==> flow/design.v <==
module mem_registradores(
  input         clk,
  input         w,
  input  [4:0]  dst1,
  input  [4:0]  src1,
  input  [4:0]  src2,
  output [31:0] v1,
  output [31:0] v2,
  input  [31:0] t1);
reg [31:0] memory [31:0];
assign v1 = memory[src1];
assign v2 = memory[src2];
always @(posedge clk) begin
  if (w) begin
    memory[dst1] <= t1;
  end
end
endmodule
module alu(
  input [31:0] v1,
  input [31:0] v2,
  input [4:0]  op,
  output [31:0] alu_out);
reg [31:0] alu_out_reg;
assign alu_out = alu_out_reg;
always @(v1, v2, op) begin
  case(op)
    0: alu_out_reg = v1 + v2;
    1: alu_out_reg = v1 - v2;
    2: alu_out_reg = v1 * v2;
    3: alu_out_reg = v1 << v2;
    4: alu_out_reg = v1 & v2;
    5: alu_out_reg = v1 | v2;
    default: alu_out_reg = 32'd0;
  endcase
end
endmodule
module inst_decoder(
  input [31:0] instruction,
  output b,  
  output w,  
  output [4:0] op,  
  output i,  
  output [4:0] imm,  
  output [4:0] dst1,  
  output [4:0] src1,  
  output [4:0] src2);  
  assign op   = instruction[31:27];
  assign b    = instruction[26];
  assign w    = instruction[25];
  assign i    = instruction[24];
  assign dst1 = instruction[23:19];
  assign src1 = instruction[18:14];
  assign src2 = instruction[13:9];
  assign imm  = instruction[8:4];
endmodule
module processor(
  input clk,
  input rst,
  input [31:0] instruction,
  output [31:0] instruction_addr);
  wire b, w, i;
  wire [4:0] op;
  wire [4:0] imm;
  wire [4:0] dst1;
  wire [4:0] src1;
  wire [4:0] src2;
  wire [31:0] alu_out;
  wire [31:0] t1;
  wire [31:0] v1;
  wire [31:0] v2;
  assign t1 = i ? alu_out : imm;
  reg [31:0] pc;
  assign instruction_addr = pc;
  always @(posedge clk) begin
    if (rst)
      pc <= 0;
    else if (b)
      pc <= pc + t1;
    else
      pc <= pc + 1;
  end
  mem_registradores R(
    clk,
    w,
    dst1,
    src1,
    src2,
    v1,
    v2,
    t1);
  alu A(
    v1,
    v2,
    op,
    alu_out);
  inst_decoder D(
    instruction, 
    b, 
    w, 
    op, 
    i, 
    imm, 
    dst1, 
    src1, 
    src2);
  endmodule
======== Step by step through the tools: processor ========
What the tools print for processor, step after step.
Line numbers count from 1 in the design file above.
Operators: Yosys type, input widths -> output width; for muxes data width and select width s.
Library cell names are shortened.
The mark -- stands for no value.
inputs
  design top .............................. processor
  clock port .............................. clk
  cell library ............................ sky130hd
  corner .................................. tt_025C_1v80

======== Word-level counts ========
Source: Yosys, flattened and elaborated, memories not mapped. Widths are those after wreduce; folded enables and synchronous resets count as part of the registers. Registers that Yosys merges into a memory's read port (data or address) are not register bits. Print and check cells do not count. Equal cells are merged and count once.
Yosys's memory passes give these memory sizes; they may raise the number of words (mostly to a power of two), join words into wider ones and drop unused or constant bits.
word-level totals
  latch bits .............................. 0
  cells after elaboration ................. 22
  memory bits (read-only) ................. 0
  clocked read ports x word width ......... 0
  bits of input ports ..................... 34
  register bits after elaboration ......... 32
  memories ................................ 1
  bits in writable memories ............... 1024
operators by class
  multiplexer cells ....................... 6
  $mul .................................... 1
  shift operators ......................... 1
  $add $sub $neg .......................... 4
  reductions and logical operators ........ 1
  equal/unequal tests ..................... 5
  div/mod/pow operators ................... 0
  bitwise operators ....................... 2
  magnitude comparators ................... 0
memories
  memory    depth  bits a word  read ports  write ports  line  RTL
  R.memory  32     32           2           1            10    reg [31:0] memory [31:0];
operators by type and width
  kind                   number
  $mul 32x32->32         1
  $pmux 32 s6            1
  $mux 32                3
  $add 32x32->32         2
  $add 32x1->32 const B  1
  $sub 32x32->32         1
  $and 32x32->32         1
  $or 32x32->32          1
  $shl 32x32->32         1
  $eq 5x2->1 const B     2
  $eq 5x3->1 const B     2
  $eq 5x1->1 const B     1
  $logic_not 5->1        1
  $mux 5                 1
  $mux 1                 1

======== Logic depth ========
Depth = most cells in a row (Yosys ltp): at word level without a register or memory, in the mapped netlist without a sequential cell, where the memories' decode and read muxes count.
depth
  depth in word-level cells ............... 5
  ABC_AREA ................................ 1
  gate-level depth with buffers ........... 60
  mapped depth without buffers ............ 53

======== Mapped cells and area ========
The flow's flattened synthesis, as Yosys stat reports it; memories are mapped. The netlist is that of the ABC_AREA named above (0 if unset); the other value can give another one.
cell types
  cell      number
  edfxtp_1  1024
  nand2_1   2717
  fa_1      410
  nand3_1   1193
  inv_1     971
  nor2_1    765
  o21ai_0   521
  ha_1      188
  a21oi_1   276
  buf_2     230
  o221ai_1  112
  clkbuf_1  188
  dfxtp_1   32
  xor2_1    46
  o211ai_1  47
  buf_4     41
  buf_1     81
  buf_6     25
Other cell types: 44; their cells: 318.
mapped netlist
  mapped cells ............................ 9185
  flip-flop cells ......................... 1056
  chip area (Yosys) ....................... 75223.4 um^2

======== Path before layout ========
OpenSTA on the mapped netlist: ideal clock, no wires. The path of least setup slack (recovery checks aside). Input and output delay are each 20% of the period. Register names are those of the netlist, which keeps one name where synthesis merged equal registers.
timing path post-synthesis
  path kind ............................... input to register
  start point ............................. in instruction[9]
  end point ............................... reg pc[28]
  arrival ................................. 12.186 ns
  stages .................................. 48
  delay of the path ....................... 9.808 ns
  clock period ............................ 12.5 ns
  setup time .............................. 0.122 ns
  slack ................................... 0.192 ns
  data required time ...................... 12.378 ns
  period reached after synthesis .......... 12.308 ns
"delay of the path" is the arrival time less input delay plus setup time.
"stages" counts driving pins, that of a launching flip-flop among them; a cell with two outputs on the path counts twice.
"period reached after synthesis" is the clock period less the worst setup slack; recovery checks do not enter. This is arithmetic on one report: input and output delays are still those of the set period (20% each).
The rows between start and end are the longest chain of elaborated cells between them; the timing report does not say that the signal goes this way. Where chains are equally long, one stands for them.
A line is the first line of the expression or statement that the cell stems from. Yosys adds cells for indexed reads and writes and turns some case tables into memories.
The chain passes a memory read, where the word-level depth is cut; so it can be longer than that depth.
A register here has more assigning lines than the two given.
between the ends, post-synthesis
  cells stage by stage .................... buf_6 buf_6 buf_4 buf_2 nand2_1 nand3_1 nand3_1 nand2_1 nand2_1 nand2_1 nand2_1 nand2_2 inv_1 clkbuf_1 clkbuf_1 buf_1 nor2_1 fa_1 [... 12 more ...] nand2_1 o21ai_0 a21oi_1 o21bai_1 o21ai_0 a21oi_1 nor3_1 a21oi_1 and2_1 ha_1 a21oi_1 o21ai_0 a21oi_1 o21ai_0 nand3_1 nand2_1 o21ai_0 a21oi_1
  length of the longest elaborated chain .. 6
  elaborated cells on any way between the ends .. 11
  RTL lines with such cells ............... 11
RTL lines, path post-synthesis
  item            line  RTL
  from (decl)     60    input [31:0] instruction,
  $mem_v2 32x32   10    reg [31:0] memory [31:0];
  $mul 32x32->32  30    2: alu_out_reg = v1 * v2;
  $pmux 32 s6     27    case(op)
  $mux 32         72    assign t1 = i ? alu_out : imm;
  $add 32x32->32  79    pc <= pc + t1;
  $mux 32         78    else if (b)
  to (assign)     79
  to (assign)     81    pc <= pc + 1;
  to (decl)       73    reg [31:0] pc;

======== Timing after layout ========
Path of least setup slack in the final report of flow run 1 (OpenROAD, finished layout, wires in). Where an end is a register, its clock arrival counts in the times.
timing path post-layout
  path kind ............................... input to register
  start point ............................. in instruction[14]
  end point ............................... reg pc[31]
  data required time ...................... 13.27 ns
  setup time .............................. 0.09 ns
  slack ................................... 0.60 ns
  clock period ............................ 12.5 ns
  arrival ................................. 12.67 ns
  stages .................................. 54
The rows between start and end are the longest chain of elaborated cells between them; the timing report does not say that the signal goes this way. Where chains are equally long, one stands for them.
The chain passes a memory read, where the word-level depth is cut; so it can be longer than that depth.
A register here has more assigning lines than the two given.
between the ends, post-layout
  cells stage by stage .................... buf_16 clkinv_16 buf_16 buf_16 nand2_1 nand3_1 o21ai_1 nand2_1 nand3_1 nand2_1 nand2_1 o21ai_2 buf_12 clkinvlp_4 nand2_2 fa_1 inv_1 fa_1 [... 18 more ...] a21oi_2 nor2_1 nor2_1 xor2_1 buf_4 o221a_4 nand2_2 nand2_4 nor2_2 ha_4 a21oi_2 o31ai_4 a21oi_2 xor2_1 buf_4 nand2_1 clkinv_1 nor2_1
  length of the longest elaborated chain .. 6
  elaborated cells on any way between the ends .. 11
  RTL lines with such cells ............... 11
RTL lines, path post-layout
  item            line  RTL
  from (decl)     60    input [31:0] instruction,
  $mem_v2 32x32   10    reg [31:0] memory [31:0];
  $mul 32x32->32  30    2: alu_out_reg = v1 * v2;
  $pmux 32 s6     27    case(op)
  $mux 32         72    assign t1 = i ? alu_out : imm;
  $add 32x32->32  79    pc <= pc + t1;
  $mux 32         78    else if (b)
  to (assign)     79
  to (assign)     81    pc <= pc + 1;
  to (decl)       73    reg [31:0] pc;

Hand-over note for processor

2 stored runs of processor in the flow (synthesis by Yosys, layout by OpenROAD, sky130hd cells), in arbitrary order. Constraints: input delay and output delay 20% of the set period each, output load 0.01 pF.
By "achieved clock period" is meant the clock period of the run minus its worst setup slack. This is arithmetic on one report: input and output delays are still those of the set period (20% each).
"critical path time" is the time allowed to the run's worst setup path (the clock period less input and output delay, where it has them) less its slack. Clock arrival times count: a late capture clock shortens it, a late launch clock lengthens it.

---- flow run 1 ----
settings
  ABC_AREA = 1
  CAP_MARGIN = 40
  CELL_PAD_IN_SITES_DETAIL_PLACEMENT = 2
  CELL_PAD_IN_SITES_GLOBAL_PLACEMENT = 3
  CORE_UTILIZATION = 24
  CTS_CLUSTER_DIAMETER = 307
  CTS_CLUSTER_SIZE = 16
  MAX_ROUTING_LAYER = met4
  MIN_ROUTING_LAYER = met2
  SETUP_SLACK_MARGIN = 0.48
  SLEW_MARGIN = 15
  period_ns = 12.5
  CORE_MARGIN = 2
results
  worst-case hold slack ................... 0.598 ns
  achieved clock period ................... 11.897 ns
  worst setup slack after layout .......... 0.603 ns
  setup TNS ............................... 0.000 ns
  netlist area reported by Yosys .......... 75223.4 um^2
  critical path time ...................... 9.40 ns
  worst setup path type ................... input to register
  utilization ............................. 30.7%
  die size ................................ 317927.0 um^2
  standard-cell area after routing ........ 95848.2 um^2

---- flow run 2 ----
settings
  CAP_MARGIN = 0
  CORE_ASPECT_RATIO = 0.68
  CORE_UTILIZATION = 40
  CTS_CLUSTER_DIAMETER = 370
  CTS_CLUSTER_SIZE = 83
  GPL_ROUTABILITY_DRIVEN = 0
  GPL_TIMING_DRIVEN = 0
  HOLD_SLACK_MARGIN = 0.19
  MAX_ROUTING_LAYER = met5
  MIN_ROUTING_LAYER = met2
  PLACE_DENSITY = 0.6
  SLEW_MARGIN = 0
  period_ns = 12.5
  CORE_MARGIN = 2
results
  no final report: routing broke off with GRT-0116

End of note.
